==> flow/design.v <==
`timescale 1ns / 1ps
module bnn_core #(
    parameter  STRIDE = 1,
    parameter  IN_CHANNEL = 3,
    parameter  OUT_CHANNEL = 3,
    parameter  WEGT_WIDTH = 3,
    parameter  IN_DATA_WIDTH = 28,
    parameter  IN_DATA_1CH = IN_DATA_WIDTH ** 2,
    parameter  IN_DATA_SIZE = IN_DATA_1CH * IN_CHANNEL,
    parameter  WEGT_1CH = WEGT_WIDTH ** 2,
    parameter  WEGT_SIZE = WEGT_1CH * IN_CHANNEL,
    parameter  WEGTS_SIZE = OUT_CHANNEL * WEGT_SIZE,
    parameter  OUT_DATA_WIDTH = (IN_DATA_WIDTH - WEGT_WIDTH) / STRIDE +1,
    parameter  OUT_DATA_1CH = OUT_DATA_WIDTH ** 2,
    parameter  OUT_DATA_SIZE = OUT_CHANNEL * OUT_DATA_1CH,
    parameter  NUM_BUF = WEGT_WIDTH * IN_CHANNEL,
    parameter CORE_DELAY = 5
)(
	input	wire	                    clk,
	input	wire	                    reset_n,
    input   wire [WEGT_SIZE -1: 0]      i_weight,       
    input   wire [IN_DATA_WIDTH -1:0]   i_data,         
    input   wire                        i_valid,
    input   wire [CORE_DELAY - 1 : 0]   i_calc_valid,
	output  reg                         o_valid,
	output  reg  [OUT_DATA_WIDTH -1: 0] o_result        
    );
reg [1 : 0] core_channel_cnt;
always @(posedge clk or negedge reset_n) begin
    if(!reset_n) begin
        core_channel_cnt <= 0;
    end
    else if(i_valid) begin
        if(core_channel_cnt == 2) begin
            core_channel_cnt <= 0;
        end
        else begin
            core_channel_cnt <= core_channel_cnt + 1;
        end
    end
    else begin
        core_channel_cnt <= 0;
    end
end
integer i, j;
reg [IN_DATA_WIDTH - 1 : 0] r_input_mem_data [NUM_BUF - 1 : 0];
always @(posedge clk or negedge reset_n) begin
	if(!reset_n) begin
		for(i = 0; i < NUM_BUF; i = i + 1) begin
			r_input_mem_data[i] <= {IN_DATA_WIDTH{1'b0}};
		end
	end
	else if(i_valid && core_channel_cnt == 0) begin		 
		for(i = 0; i < IN_CHANNEL; i = i + 1) begin
			r_input_mem_data[i * WEGT_WIDTH] 	    <= r_input_mem_data[i * WEGT_WIDTH + 1];
			r_input_mem_data[i * WEGT_WIDTH + 1] 	<= r_input_mem_data[i * WEGT_WIDTH + 2];
		end
		r_input_mem_data[2] <= i_data;
		r_input_mem_data[5] <= 0;
		r_input_mem_data[8] <= 0;
	end
	else if(i_valid) begin
		r_input_mem_data[core_channel_cnt * WEGT_WIDTH + 2] <= i_data;
	end
end
reg [WEGT_SIZE - 1 : 0] r_weight;
always @(posedge clk or negedge reset_n) begin
    if(!reset_n) begin
        r_weight <= {WEGT_SIZE{1'b0}};
    end
    else if(i_valid) begin
        r_weight <= i_weight;
    end
end
wire [WEGT_SIZE - 1 : 0] sliced_input [OUT_DATA_WIDTH - 1 : 0];
genvar a,b,c;
generate
	for(a = 0; a < OUT_DATA_WIDTH; a = a + 1) begin
		for(b = 0; b < IN_CHANNEL; b = b + 1) begin
			for(c = 0; c < WEGT_WIDTH; c = c + 1) begin
				assign sliced_input[a][(WEGT_SIZE - 1) - b * WEGT_1CH - c * WEGT_WIDTH -: WEGT_WIDTH] 
				= r_input_mem_data[b * WEGT_WIDTH + c][(IN_DATA_WIDTH - 1) - a -: WEGT_WIDTH];
			end
		end
	end
endgenerate
reg [WEGT_SIZE - 1 : 0 ] r_sliced_input [OUT_DATA_WIDTH - 1 : 0];
always @(posedge clk or negedge reset_n) begin
	if(!reset_n) begin
		for(i = 0; i < OUT_DATA_WIDTH; i = i + 1) begin
			r_sliced_input[i] <= {WEGT_SIZE{1'b0}};
		end
	end
	else if(i_calc_valid[1]) begin
		for(i = 0; i < OUT_DATA_WIDTH; i = i + 1) begin
			r_sliced_input[i] <= sliced_input[i];
		end
	end
end
wire [WEGT_SIZE - 1 : 0] xnor_result [OUT_DATA_WIDTH - 1 : 0];
genvar d;
generate
	for(d = 0; d < OUT_DATA_WIDTH; d = d + 1) begin
		assign xnor_result[d] = ~ (r_sliced_input[d] ^ r_weight);
	end
endgenerate
reg [WEGT_SIZE - 1 : 0] r_xnor_result [OUT_DATA_WIDTH - 1 : 0];
always @(posedge clk or negedge reset_n) begin
	if(!reset_n) begin
		for(i = 0; i < OUT_DATA_WIDTH; i = i + 1) begin
			r_xnor_result[i] <= {WEGT_SIZE{1'b0}};
		end
	end
	else if(i_calc_valid[2]) begin
		for(i = 0; i < OUT_DATA_WIDTH; i = i + 1) begin
			r_xnor_result[i] <= xnor_result[i];
		end
	end
end
reg [4 : 0] popcnt_result [OUT_DATA_WIDTH - 1 : 0];
always @(*) begin
	for(i = 0; i < OUT_DATA_WIDTH; i = i + 1) begin
		popcnt_result[i] = 0;
		for(j = 0; j < WEGT_SIZE; j = j + 1) begin
			popcnt_result[i] = popcnt_result[i] + r_xnor_result[i][j];
		end
	end
end
reg [4 : 0] r_popcnt_result [OUT_DATA_WIDTH - 1 : 0];
always @(posedge clk or negedge reset_n) begin
	if(!reset_n) begin
		for(i = 0; i < OUT_DATA_WIDTH; i = i + 1) begin
			r_popcnt_result[i] <= {WEGT_SIZE{1'b0}};
		end
	end
	else if(i_calc_valid[3]) begin
		for(i = 0; i < OUT_DATA_WIDTH; i = i + 1) begin
			r_popcnt_result[i] <= popcnt_result[i];
		end
	end
end
wire [OUT_DATA_WIDTH - 1 : 0] result;
genvar e;
generate
	for(e = 0; e < OUT_DATA_WIDTH; e = e + 1) begin
		assign result[(OUT_DATA_WIDTH - 1) - e] = (r_popcnt_result[e] << 1) > WEGT_SIZE ? 1 : 0;
	end
endgenerate
always @(posedge clk or negedge reset_n) begin
	if(!reset_n) begin
		o_result <= {WEGT_SIZE{1'b0}};
	end
	else if(i_calc_valid[4]) begin
		o_result <= result;
	end
end
always @(posedge clk or negedge reset_n) begin
    if(!reset_n) begin
        o_valid <= 0;
    end
    else begin
        o_valid <= i_calc_valid[4];
    end
end
endmodule
`timescale 1ns / 1ps
module bnn_layer
#(
	parameter CNT_BIT = 31,
	parameter IN_MEM_DWIDTH = 28,
	parameter IN_MEM_AWIDTH = 7,
	parameter IN_MEM_DEPTH  = 84,
	parameter WEGT_MEM_DWIDTH = 27,
	parameter WEGT_MEM_AWIDTH = 2,
	parameter WEGT_MEM_DEPTH  = 3,
	parameter OUT_MEM_DWIDTH = 26,
	parameter OUT_MEM_AWIDTH = 5,
	parameter OUT_MEM_DEPTH  = 78,
    parameter  STRIDE = 1,
    parameter  IN_CHANNEL = 3,
    parameter  OUT_CHANNEL = 3,
    parameter  WEGT_WIDTH = 3,
    parameter  IN_DATA_WIDTH = 28,
    parameter  IN_DATA_1CH = IN_DATA_WIDTH ** 2,
    parameter  IN_DATA_SIZE = IN_DATA_1CH * IN_CHANNEL,  
    parameter  WEGT_1CH = WEGT_WIDTH ** 2,
    parameter  WEGT_SIZE = WEGT_1CH * IN_CHANNEL,
    parameter  WEGTS_SIZE = OUT_CHANNEL * WEGT_SIZE,
    parameter  OUT_DATA_WIDTH = (IN_DATA_WIDTH - WEGT_WIDTH) / STRIDE +1,
    parameter  OUT_DATA_1CH = OUT_DATA_WIDTH ** 2,
    parameter  OUT_DATA_SIZE = OUT_CHANNEL * OUT_DATA_1CH,
    parameter  NUM_BUF = WEGT_WIDTH * IN_CHANNEL,
    parameter  STATE_WIDTH = 3,
    parameter  CORE_DELAY = 5
)
(
    input 				        clk,
    input 				        reset_n,
	input 				        i_run,
	input  [CNT_BIT-1:0]	    i_num_cnt,
	output   			        o_idle,
	output   			        o_read,
	output                      o_write,
	output  			        o_done,
	output[IN_MEM_AWIDTH-1:0] 	addr_input,
	output 				        ce_input,
	output 				        we_input,
	input [IN_MEM_DWIDTH-1:0]   q_input,
	output[IN_MEM_DWIDTH-1:0] 	d_input,
	output[WEGT_MEM_AWIDTH-1:0] addr_weight,
	output 				        ce_weight,
	output 				        we_weight,
	input [WEGT_MEM_DWIDTH-1:0] q_weight,
	output[WEGT_MEM_DWIDTH-1:0] d_weight,
    output[OUT_MEM_AWIDTH-1:0] 	addr_output,
	output 				        ce_output,
	output 				        we_output,
	input [OUT_MEM_DWIDTH-1:0]  q_output,
	output[OUT_MEM_DWIDTH-1:0] 	d_output
    );
localparam S_IDLE	= 2'b00;
localparam S_RUN	= 2'b01;
localparam S_DONE  	= 2'b10;
reg [1:0] c_state_read;  
reg [1:0] n_state_read;  
reg [1:0] c_state_write;  
reg [1:0] n_state_write;  
wire      is_write_start;
wire      calc_valid;
wire      out_channel_end;
wire      wegt_read;
wire      result_valid;
wire	  is_write_done;
wire	  is_read_done;
always @(posedge clk or negedge reset_n) begin
    if(!reset_n) begin
		c_state_read <= S_IDLE;
    end else begin
		c_state_read <= n_state_read;
    end
end
always @(posedge clk or negedge reset_n) begin
    if(!reset_n) begin
		c_state_write <= S_IDLE;
    end else begin
		c_state_write <= n_state_write;
    end
end
always @(*) 
begin
	n_state_read = c_state_read;  
	case(c_state_read)
	S_IDLE	: if(i_run)
				n_state_read = S_RUN;
	S_RUN   : if(is_read_done)
				n_state_read = S_DONE;
	S_DONE	: n_state_read 	 = S_IDLE;
	endcase
end 
always @(*) 
begin
	n_state_write = c_state_write;  
	case(c_state_write)
	S_IDLE	: if(is_write_start)
				n_state_write = S_RUN;
	S_RUN   : if(is_write_done)
				n_state_write = S_DONE;
	S_DONE	: n_state_write   = S_IDLE;
	endcase
end 
assign o_idle 		= (c_state_read == S_IDLE) && (c_state_write == S_IDLE);
assign o_read 		= (c_state_read == S_RUN);
assign o_write 		= (c_state_write == S_RUN);
assign o_done 		= (c_state_write == S_DONE);  
reg [CNT_BIT-1:0] num_cnt;
reg [3:0] o_write_cnt;
always @(posedge clk or negedge reset_n) begin
    if(!reset_n) begin
        num_cnt <= 0;  
    end else if (i_run) begin
        num_cnt <= i_num_cnt;
	end else if (o_done) begin
		num_cnt <= 0;
	end
end
reg [1:0] in_channel_cnt;
always @(posedge clk or negedge reset_n) begin	 
	if(!reset_n) begin
		in_channel_cnt <= 1;
	end
	else if(in_channel_cnt >= 2) begin
		in_channel_cnt <= 0;
	end
	else if(o_read) begin
		in_channel_cnt <= in_channel_cnt + 1;
	end
end
reg [2 : 0] out_channel_cnt;
always @(posedge clk or negedge reset_n) begin
	if(!reset_n) begin
		out_channel_cnt <= 0;
	end
	else if(out_channel_end) begin
		out_channel_cnt <= out_channel_cnt + 1;
	end
	else if(out_channel_cnt == OUT_CHANNEL) begin
		out_channel_cnt <= 0;
	end
end
reg [IN_DATA_WIDTH - 1 : 0] row_cnt;
always @(posedge clk or negedge reset_n) begin	
	if(!reset_n) begin
		row_cnt <= 0;
	end
	else if(row_cnt >= IN_DATA_WIDTH) begin
		row_cnt <= 0;
	end
	else if(o_read && in_channel_cnt == 2) begin
		row_cnt <= row_cnt + 1;
	end
end
reg [CORE_DELAY - 1 : 0] r_calc_valid;
always @(posedge clk or negedge reset_n) begin
	if(!reset_n) begin
		r_calc_valid <= {CORE_DELAY{1'b0}};
	end
	else begin
		r_calc_valid <= {r_calc_valid[CORE_DELAY - 2 : 0],{calc_valid}};
	end
end
reg [CNT_BIT-1:0] addr_cnt_read_input;
reg [CNT_BIT-1:0] addr_cnt_read_weight; 
reg [CNT_BIT-1:0] addr_cnt_write;
assign is_read_done  = o_read  && (out_channel_cnt == OUT_CHANNEL - 1) && out_channel_end ;
assign is_write_done = o_write && (addr_cnt_write == OUT_MEM_DEPTH - 1) && (|r_calc_valid == 0);
assign calc_valid	= o_read && (in_channel_cnt == 0) && (row_cnt > 2);
assign out_channel_end = (addr_cnt_read_input == IN_MEM_DEPTH - 1); 
assign wegt_read    = o_read && (out_channel_cnt > 0) && (in_channel_cnt == 0) &&(row_cnt == 2);
always @(posedge clk or negedge reset_n) begin
    if(!reset_n) begin
        addr_cnt_read_input <= 0;  
    end else if (is_read_done | out_channel_end) begin
        addr_cnt_read_input <= 0; 
    end else if (o_read) begin
        addr_cnt_read_input <= IN_DATA_WIDTH * in_channel_cnt + row_cnt;
	end
end
always @(posedge clk or negedge reset_n) begin
    if(!reset_n) begin
        addr_cnt_read_weight <= 0;  
    end else if (is_read_done) begin
        addr_cnt_read_weight <= 0; 
    end else if (wegt_read) begin
        addr_cnt_read_weight <= addr_cnt_read_weight + 1;
	end
end
always @(posedge clk or negedge reset_n) begin
    if(!reset_n) begin
        addr_cnt_write <= 0;  
    end else if (is_write_done) begin
        addr_cnt_write <= 0; 
    end else if (o_write && result_valid ) begin
        addr_cnt_write <= addr_cnt_write + 1;
	end
end
reg  r_valid;
always @(posedge clk or negedge reset_n) begin
    if(!reset_n) begin
        r_valid <= {IN_MEM_DWIDTH{1'b0}};  
    end else begin
	    r_valid <= o_read;  
    end
end
assign addr_input 	= addr_cnt_read_input;
assign ce_input 	= o_read;
assign we_input 	= 1'b0;  
assign d_input		= {IN_MEM_DWIDTH{1'b0}};  
wire [IN_MEM_DWIDTH - 1 : 0]    input_mem_data;
assign input_mem_data = q_input;
assign addr_weight 	= addr_cnt_read_weight;
assign ce_weight 	= o_read;    
assign we_weight 	= 1'b0;  
assign d_weight		= {IN_MEM_DWIDTH{1'b0}};  
wire [WEGT_MEM_DWIDTH - 1:0] 	weight_mem_data;
assign weight_mem_data = q_weight; 
wire [OUT_MEM_DWIDTH-1:0] w_result;
bnn_core #(
.WEGT_WIDTH     (WEGT_WIDTH),
.IN_DATA_WIDTH  (IN_DATA_WIDTH),
.STRIDE         (STRIDE),
.IN_CHANNEL     (IN_CHANNEL),
.OUT_CHANNEL    (OUT_CHANNEL)
) u_bnn_core (
.clk            (clk),
.reset_n        (reset_n),
.i_weight       (weight_mem_data),
.i_data         (input_mem_data),
.i_valid	    (r_valid),
.i_calc_valid   (r_calc_valid),
.o_valid        (result_valid),
.o_result       (w_result)
);
assign is_write_start = r_calc_valid[4];
assign addr_output 	= addr_cnt_write;
assign ce_output 	= o_write && result_valid;
assign we_output 	= o_write;
assign d_output		= w_result;
endmodule
module bnn_layer0 (
    input  wire        clk,
    input  wire        reset_n,
    input  wire        i_run,
    output wire        o_idle,
    output wire        o_done,
    output wire [6:0]  addr_input,
    output wire        ce_input,
    input  wire [27:0] q_input,
    output wire [1:0]  addr_weight,
    output wire        ce_weight,
    input  wire [26:0] q_weight,
    output wire [6:0]  addr_output,
    output wire        we_output,
    output wire [25:0] d_output
);
wire        w_read, w_write;
wire        w_we_input, w_we_weight, w_ce_output, w_we_output;
wire [27:0] w_d_input;
wire [26:0] w_d_weight;
bnn_layer #(
    .CNT_BIT         (31),
    .IN_MEM_DWIDTH   (28),
    .IN_MEM_AWIDTH   (7),
    .IN_MEM_DEPTH    (84),
    .WEGT_MEM_DWIDTH (27),
    .WEGT_MEM_AWIDTH (2),
    .WEGT_MEM_DEPTH  (3),
    .OUT_MEM_DWIDTH  (26),
    .OUT_MEM_AWIDTH  (7),
    .OUT_MEM_DEPTH   (78),
    .WEGT_WIDTH      (3),
    .IN_DATA_WIDTH   (28),
    .STRIDE          (1),
    .IN_CHANNEL      (3),
    .OUT_CHANNEL     (3)
) u_bnn_layer (
    .clk         (clk),
    .reset_n     (reset_n),
    .i_run       (i_run),
    .i_num_cnt   (31'd84),
    .o_idle      (o_idle),
    .o_read      (w_read),
    .o_write     (w_write),
    .o_done      (o_done),
    .addr_input  (addr_input),
    .ce_input    (ce_input),
    .we_input    (w_we_input),
    .q_input     (q_input),
    .d_input     (w_d_input),
    .addr_weight (addr_weight),
    .ce_weight   (ce_weight),
    .we_weight   (w_we_weight),
    .q_weight    (q_weight),
    .d_weight    (w_d_weight),
    .addr_output (addr_output),
    .ce_output   (w_ce_output),
    .we_output   (w_we_output),
    .q_output    (26'd0),
    .d_output    (d_output)
);
assign we_output = w_ce_output & w_we_output;
endmodule
Memo
Re: synthesis data of bnn_layer0

* From RTL to reports: bnn_layer0
Each step is given for the RTL above and for the edited RTL.
"unedited" refers to lines of the RTL above, "edited" to lines of the edited file.
"change" is "edited" less "unedited", of the values as shown; "rel. change" is that difference over "unedited", in percent.
Operators: Yosys type, input widths -> output width; for muxes data width and select width s.
Cell names lack the library's common part.
Not given: n/a
- Design top :: bnn_layer0
- Clock port :: clk
- Standard-cell library :: sky130hd
- Timing corner :: tt_025C_1v80

* The edit
Unified diff, file above to edited file.
This change comes from a script, not from a designer. The edited design behaves differently; no optimisation was intended.
#+begin_src diff
@@ -439,5 +439,5 @@
     .OUT_MEM_DEPTH   (78),
     .WEGT_WIDTH      (3),
-    .IN_DATA_WIDTH   (28),
+    .IN_DATA_WIDTH   (21),
     .STRIDE          (1),
     .IN_CHANNEL      (3),
#+end_src

* Word-level counts
Counts by Yosys on the flattened word-level netlist (proc, flatten, opt, wreduce). Print and check cells are left out. Cells with the same type and inputs are merged into one.
** Bit counts
- bits in registers :: unedited 1978, edited 1488, change -490, rel. change -24.77%
- input bits :: unedited 58, edited 58, change 0, rel. change 0.00%
- output and inout bits :: unedited 47, edited 47, change 0, rel. change 0.00%
- cells after elaboration :: unedited 1016, edited 785, change -231, rel. change -22.74%
** Cells by class
- $add $sub $neg :: unedited 684, edited 502, change -182, rel. change -26.61%
- multipliers :: unedited 2, edited 2, change 0, rel. change 0.00%
- order comparisons :: unedited 30, edited 23, change -7, rel. change -23.33%
- equal/unequal tests :: unedited 23, edited 23, change 0, rel. change 0.00%
- multiplexer cells :: unedited 73, edited 66, change -7, rel. change -9.59%
- bitwise operators :: unedited 54, edited 40, change -14, rel. change -25.93%
- reductions and logical operators :: unedited 49, edited 49, change 0, rel. change 0.00%
** Operators by type and width
- $add 5x1->5 :: unedited 572, edited 418, change -154, rel. change -26.92%
- $mux 28 :: unedited 29, edited 0, change -29, rel. change -100.00%
- $mux 21 :: unedited 0, edited 29, change +29
- $add 1x1->2 :: unedited 26, edited 19, change -7, rel. change -26.92%
- $add 2x1->3 :: unedited 26, edited 19, change -7, rel. change -26.92%
- $add 3x1->4 :: unedited 26, edited 19, change -7, rel. change -26.92%
- $add 4x1->5 :: unedited 26, edited 19, change -7, rel. change -26.92%
- $gt 6x5->1 const B :: unedited 26, edited 19, change -7, rel. change -26.92%
- $mux 1 :: unedited 26, edited 19, change -7, rel. change -26.92%
- $not 27->27 :: unedited 26, edited 19, change -7, rel. change -26.92%
- $xor 27x27->27 :: unedited 26, edited 19, change -7, rel. change -26.92%
- $add 28x1->28 const B :: unedited 1, edited 0, change -1, rel. change -100.00%
- $add 31x28->31 :: unedited 1, edited 0, change -1, rel. change -100.00%
- $eq 28x2->1 const B :: unedited 1, edited 0, change -1, rel. change -100.00%
- $ge 28x5->1 const B :: unedited 1, edited 0, change -1, rel. change -100.00%
- $gt 28x2->1 const B :: unedited 1, edited 0, change -1, rel. change -100.00%
- $mul 3x2->5 const A :: unedited 1, edited 0, change -1, rel. change -100.00%
- $add 21x1->21 const B :: unedited 0, edited 1, change +1
- $add 31x21->31 :: unedited 0, edited 1, change +1
- $eq 21x2->1 const B :: unedited 0, edited 1, change +1
- $ge 21x5->1 const B :: unedited 0, edited 1, change +1
- $gt 21x2->1 const B :: unedited 0, edited 1, change +1
- $mul 5x2->7 const A :: unedited 0, edited 1, change +1
Operator kinds equal on both sides are left out: 32.

* Logic depth
Longest topological path by Yosys (ltp), each cell counted once; first at word level (registers and memories cut), then after technology mapping (sequential cells cut; the memories' decode and read muxes count).
** Logic depth
- depth in word-level cells :: unedited 26, edited 26, change 0, rel. change 0.00%
- ABC_AREA :: unedited 0, edited 0
- depth in mapped cells :: unedited 18, edited 18, change 0, rel. change 0.00%
- mapped depth without buffers :: unedited 18, edited 18, change 0, rel. change 0.00%

* After synthesis
The flow's flattened synthesis, as Yosys stat reports it; memories are mapped. The netlist is that of the ABC_AREA named above (0 if unset); the other value can give another one.
** Cells by type
- dfrtp_1 :: unedited 1470, edited 1106, change -364, rel. change -24.76%
- mux2_2 :: unedited 854, edited 601, change -253, rel. change -29.63%
- xnor2_1 :: unedited 808, edited 608, change -200, rel. change -24.75%
- inv_1 :: unedited 942, edited 746, change -196, rel. change -20.81%
- fa_1 :: unedited 469, edited 343, change -126, rel. change -26.87%
- nand2_1 :: unedited 539, edited 442, change -97, rel. change -18.00%
- o21ai_0 :: unedited 464, edited 379, change -85, rel. change -18.32%
- buf_2 :: unedited 75, edited 7, change -68, rel. change -90.67%
- ha_1 :: unedited 253, edited 186, change -67, rel. change -26.48%
- a21oi_1 :: unedited 114, edited 83, change -31, rel. change -27.19%
- buf_1 :: unedited 32, edited 12, change -20, rel. change -62.50%
- nor2_1 :: unedited 94, edited 80, change -14, rel. change -14.89%
- nand3_1 :: unedited 24, edited 14, change -10, rel. change -41.67%
- xor2_1 :: unedited 24, edited 14, change -10, rel. change -41.67%
- a21o_1 :: unedited 47, edited 39, change -8, rel. change -17.02%
- clkbuf_1 :: unedited 200, edited 207, change +7, rel. change +3.50%
- a211oi_1 :: unedited 21, edited 14, change -7, rel. change -33.33%
- buf_4 :: unedited 15, edited 22, change +7, rel. change +46.67%
Cell types equal on both sides are left out: 6.
Not every row of either side is listed.
** Mapped netlist
- standard cells after synthesis :: unedited 6621, edited 5057, change -1564, rel. change -23.62%
- cell area after synthesis (µm²) :: unedited 78427.7, edited 58822.7, change -19605.0, rel. change -25.00%
- sequential area (µm²) :: unedited 36864.1, edited 27755.4, change -9108.7, rel. change -24.71%
- flip-flops :: unedited 1473, edited 1109, change -364, rel. change -24.71%
- buffer cells :: unedited 322, edited 248, change -74, rel. change -22.98%
By module: a second synthesis without flattening, with its own total; a netlist apart from the flattened one above.
** Second synthesis, totals
- cell total of the unflattened synthesis :: unedited 7003, edited 5271, change -1732, rel. change -24.73%
- area (unflattened synthesis) (µm²) :: unedited 80744.9, edited 60742.0, change -20002.9, rel. change -24.77%
Each row is one instance without its submodules.
** By module, unedited
- bnn_core :: times used 1, cells 6454, area 75049.5 µm², sequential area 34182.8 µm²
- bnn_layer :: times used 1, cells 546, area 5681.7 µm², sequential area 2681.3 µm²
- bnn_layer0 :: times used 1, cells 3, area 13.8 µm², sequential area 0.0 µm²
** By module, edited
- bnn_core :: times used 1, cells 4748, area 55454.4 µm², sequential area 25424.4 µm²
- bnn_layer :: times used 1, cells 520, area 5273.8 µm², sequential area 2331.0 µm²
- bnn_layer0 :: times used 1, cells 3, area 13.8 µm², sequential area 0.0 µm²

* Timing after synthesis
OpenSTA on the mapped netlist: ideal clock, no wires. The path of least setup slack (recovery checks aside). Input and output delay are each 20% of the period. Register names are those of the netlist, which keeps one name where synthesis merged equal registers.
** Timing post-synthesis
- path type :: unedited register to register, edited register to register
- from :: unedited reg u_bnn_layer.u_bnn_core.r_xnor_result[7][17], edited reg u_bnn_layer.u_bnn_core.r_xnor_result[18][17]
- to :: unedited reg u_bnn_layer.u_bnn_core.r_popcnt_result[7][4], edited reg u_bnn_layer.u_bnn_core.r_popcnt_result[18][4]
- clock period (ns) :: unedited 6.0, edited 6.0, change 0.0, rel. change 0.00%
- library setup time (ns) :: unedited 0.125, edited 0.125, change 0.000
- launch time at the first pin (ns) :: unedited 0.000, edited 0.000, change 0.000
- arrival (ns) :: unedited 5.006, edited 5.006, change 0.000, rel. change 0.00%
- required time (ns) :: unedited 5.875, edited 5.875, change 0.000, rel. change 0.00%
- path slack (ns) :: unedited 0.870, edited 0.870, change 0.000
- delay of the path (ns) :: unedited 5.131, edited 5.131, change 0.000, rel. change 0.00%
- stages on the path :: unedited 19, edited 19, change 0, rel. change 0.00%
- path buffers :: unedited 0, edited 0, change 0
- synthesis period reached (ns) :: unedited 5.13, edited 5.13, change 0.00, rel. change 0.00%
"delay of the path" is the arrival time less input delay plus setup time.
"stages on the path": output pins that drive a net of the path, with the launching flip-flop's if there is one; two outputs of one cell count as two.
"synthesis period reached" is the clock period less the worst setup slack; recovery checks do not enter. This is arithmetic on one report: input and output delays are still those of the set period (20% each).
Between the ends stands the longest chain of elaborated cells between them, by number of cells; it is not shown to be the way that was timed. Of several equally long chains one is given.
A line is the first line of the expression or statement that the cell stems from. Yosys adds cells for indexed reads and writes and turns some case tables into memories.
On the way, post-synthesis, unedited:
- Cells stage by stage :: dfrtp_1 -> fa_1 -> inv_1 -> fa_1 -> inv_1 -> fa_1 -> inv_1 -> fa_1 -> fa_1 -> fa_1 -> inv_1 -> ha_1 -> a21oi_1 -> fa_1 -> inv_1 -> a21o_1 -> a21oi_1 -> xnor2_1 -> mux2_2
- Cells in the longest elaborated chain :: 10
- Elaborated cells on any way between the ends :: 10
- RTL lines with such cells :: 1
- Classes of those cells :: 10 x add/sub
** Ends and longest elaborated chain, post-synthesis, unedited
- start, declared :: RTL line 107 : reg [WEGT_SIZE - 1 : 0] r_xnor_result [OUT_DATA_WIDTH - 1 : 0];
- start, assigned :: RTL line 111 : r_xnor_result[i] <= {WEGT_SIZE{1'b0}};
- start, assigned :: RTL line 116 : r_xnor_result[i] <= xnor_result[i];
- $add 5x1->5 (10 in a row) :: RTL line 125 : popcnt_result[i] = popcnt_result[i] + r_xnor_result[i][j];
- end, assigned :: RTL line 133 : r_popcnt_result[i] <= {WEGT_SIZE{1'b0}};
- end, assigned :: RTL line 138 : r_popcnt_result[i] <= popcnt_result[i];
- end, declared :: RTL line 129 : reg [4 : 0] r_popcnt_result [OUT_DATA_WIDTH - 1 : 0];
On the way, post-synthesis, edited:
- Cells stage by stage :: dfrtp_1 -> fa_1 -> inv_1 -> fa_1 -> inv_1 -> fa_1 -> inv_1 -> fa_1 -> fa_1 -> fa_1 -> inv_1 -> ha_1 -> a21oi_1 -> fa_1 -> inv_1 -> a21o_1 -> a21oi_1 -> xnor2_1 -> mux2_2
- Cells in the longest elaborated chain :: 10
- Elaborated cells on any way between the ends :: 10
- RTL lines with such cells :: 1
- Classes of those cells :: 10 x add/sub
** Ends and longest elaborated chain, post-synthesis, edited
- start, declared :: RTL line 107 : reg [WEGT_SIZE - 1 : 0] r_xnor_result [OUT_DATA_WIDTH - 1 : 0];
- start, assigned :: RTL line 111 : r_xnor_result[i] <= {WEGT_SIZE{1'b0}};
- start, assigned :: RTL line 116 : r_xnor_result[i] <= xnor_result[i];
- $add 5x1->5 (10 in a row) :: RTL line 125 : popcnt_result[i] = popcnt_result[i] + r_xnor_result[i][j];
- end, assigned :: RTL line 133 : r_popcnt_result[i] <= {WEGT_SIZE{1'b0}};
- end, assigned :: RTL line 138 : r_popcnt_result[i] <= popcnt_result[i];
- end, declared :: RTL line 129 : reg [4 : 0] r_popcnt_result [OUT_DATA_WIDTH - 1 : 0];

* Worst path after layout
Path of least setup slack in the final report of the runs of set A (OpenROAD, finished layout, wires in). Where an end is a register, its clock arrival counts in the times.
** Timing after layout
- path type :: unedited register to register, edited register to register
- from :: unedited reg u_bnn_layer.u_bnn_core.r_xnor_result[14][17], edited reg u_bnn_layer.u_bnn_core.r_xnor_result[18][17]
- to :: unedited reg u_bnn_layer.u_bnn_core.r_popcnt_result[14][4], edited reg u_bnn_layer.u_bnn_core.r_popcnt_result[18][4]
- clock period (ns) :: unedited 5.44, edited 5.44, change 0.00, rel. change 0.00%
- library setup time (ns) :: unedited 0.11, edited 0.11, change 0.00
- launch time at the first pin (ns) :: unedited 0.81, edited 0.76, change -0.05, rel. change -6.17%
- arrival (ns) :: unedited 5.87, edited 5.89, change +0.02, rel. change +0.34%
- required time (ns) :: unedited 6.14, edited 6.08, change -0.06, rel. change -0.98%
- path slack (ns) :: unedited 0.26, edited 0.18, change -0.08
- stages on the path :: unedited 18, edited 19, change +1, rel. change +5.56%
- path buffers :: unedited 0, edited 0, change 0
Between the ends stands the longest chain of elaborated cells between them, by number of cells; it is not shown to be the way that was timed. Of several equally long chains one is given.
On the way, after layout, unedited:
- Cells stage by stage :: dfrtp_1 -> fa_1 -> inv_1 -> fa_1 -> inv_1 -> fa_1 -> inv_1 -> fa_1 -> fa_1 -> fa_1 -> inv_1 -> ha_1 -> a21o_1 -> fa_1 -> a21o_1 -> a21oi_1 -> xnor2_1 -> mux2_2
- Cells in the longest elaborated chain :: 10
- Elaborated cells on any way between the ends :: 10
- RTL lines with such cells :: 1
- Classes of those cells :: 10 x add/sub
** Ends and longest elaborated chain, after layout, unedited
- start, declared :: RTL line 107 : reg [WEGT_SIZE - 1 : 0] r_xnor_result [OUT_DATA_WIDTH - 1 : 0];
- start, assigned :: RTL line 111 : r_xnor_result[i] <= {WEGT_SIZE{1'b0}};
- start, assigned :: RTL line 116 : r_xnor_result[i] <= xnor_result[i];
- $add 5x1->5 (10 in a row) :: RTL line 125 : popcnt_result[i] = popcnt_result[i] + r_xnor_result[i][j];
- end, assigned :: RTL line 133 : r_popcnt_result[i] <= {WEGT_SIZE{1'b0}};
- end, assigned :: RTL line 138 : r_popcnt_result[i] <= popcnt_result[i];
- end, declared :: RTL line 129 : reg [4 : 0] r_popcnt_result [OUT_DATA_WIDTH - 1 : 0];
On the way, after layout, edited:
- Cells stage by stage :: dfrtp_1 -> fa_1 -> inv_1 -> fa_1 -> inv_1 -> fa_1 -> inv_1 -> fa_1 -> fa_1 -> fa_1 -> inv_1 -> ha_1 -> a21oi_2 -> fa_2 -> inv_1 -> a21o_1 -> a21oi_2 -> xnor2_1 -> mux2_2
- Cells in the longest elaborated chain :: 10
- Elaborated cells on any way between the ends :: 10
- RTL lines with such cells :: 1
- Classes of those cells :: 10 x add/sub
** Ends and longest elaborated chain, after layout, edited
- start, declared :: RTL line 107 : reg [WEGT_SIZE - 1 : 0] r_xnor_result [OUT_DATA_WIDTH - 1 : 0];
- start, assigned :: RTL line 111 : r_xnor_result[i] <= {WEGT_SIZE{1'b0}};
- start, assigned :: RTL line 116 : r_xnor_result[i] <= xnor_result[i];
- $add 5x1->5 (10 in a row) :: RTL line 125 : popcnt_result[i] = popcnt_result[i] + r_xnor_result[i][j];
- end, assigned :: RTL line 133 : r_popcnt_result[i] <= {WEGT_SIZE{1'b0}};
- end, assigned :: RTL line 138 : r_popcnt_result[i] <= popcnt_result[i];
- end, declared :: RTL line 129 : reg [4 : 0] r_popcnt_result [OUT_DATA_WIDTH - 1 : 0];

* Flow runs
Both versions went through the flow (Yosys, OpenROAD) with the same settings in each pair. Constraints: input delay and output delay 20% of the set period each, output load 0.01 pF.
Settings, set A:
- CORE_UTILIZATION :: 40
- PLACE_DENSITY :: 0.6
- period_ns :: 5.44
- CAP_MARGIN :: 20
- CORE_MARGIN :: 2
- SLEW_MARGIN :: 20
** Final reports, set A
- chip area in the Yosys report (µm²) :: unedited 78427.7, edited 58822.7, change -19605.0, rel. change -25.00%
- die outline area (µm²) :: unedited 199626.0, edited 150141.0, change -49485.0, rel. change -24.79%
- standard-cell area of the final layout (µm²) :: unedited 88122.0, edited 66157.2, change -21964.8, rel. change -24.93%
- final utilization (%) :: unedited 45.2, edited 45.3, change +0.1
- worst setup slack after layout (ns) :: unedited 0.263, edited 0.185, change -0.078
Settings, set B:
- CAP_MARGIN :: 35
- CELL_PAD_IN_SITES_GLOBAL_PLACEMENT :: 2
- CORE_UTILIZATION :: 34
- CTS_CLUSTER_DIAMETER :: 319
- HOLD_SLACK_MARGIN :: -0.02
- MIN_ROUTING_LAYER :: met1
- PLACE_DENSITY_LB_ADDON :: 0.11
- period_ns :: 6.11
- CORE_MARGIN :: 2
- SLEW_MARGIN :: 20
** Final reports, set B
- chip area in the Yosys report (µm²) :: unedited 78427.7, edited 58822.7, change -19605.0, rel. change -25.00%
- die outline area (µm²) :: unedited 234527.0, edited 176350.0, change -58177.0, rel. change -24.81%
- standard-cell area of the final layout (µm²) :: unedited 89270.6, edited 67269.5, change -22001.1, rel. change -24.65%
- final utilization (%) :: unedited 38.9, edited 39.2, change +0.3
- worst setup slack after layout (ns) :: unedited 0.725, edited 0.738, change +0.013
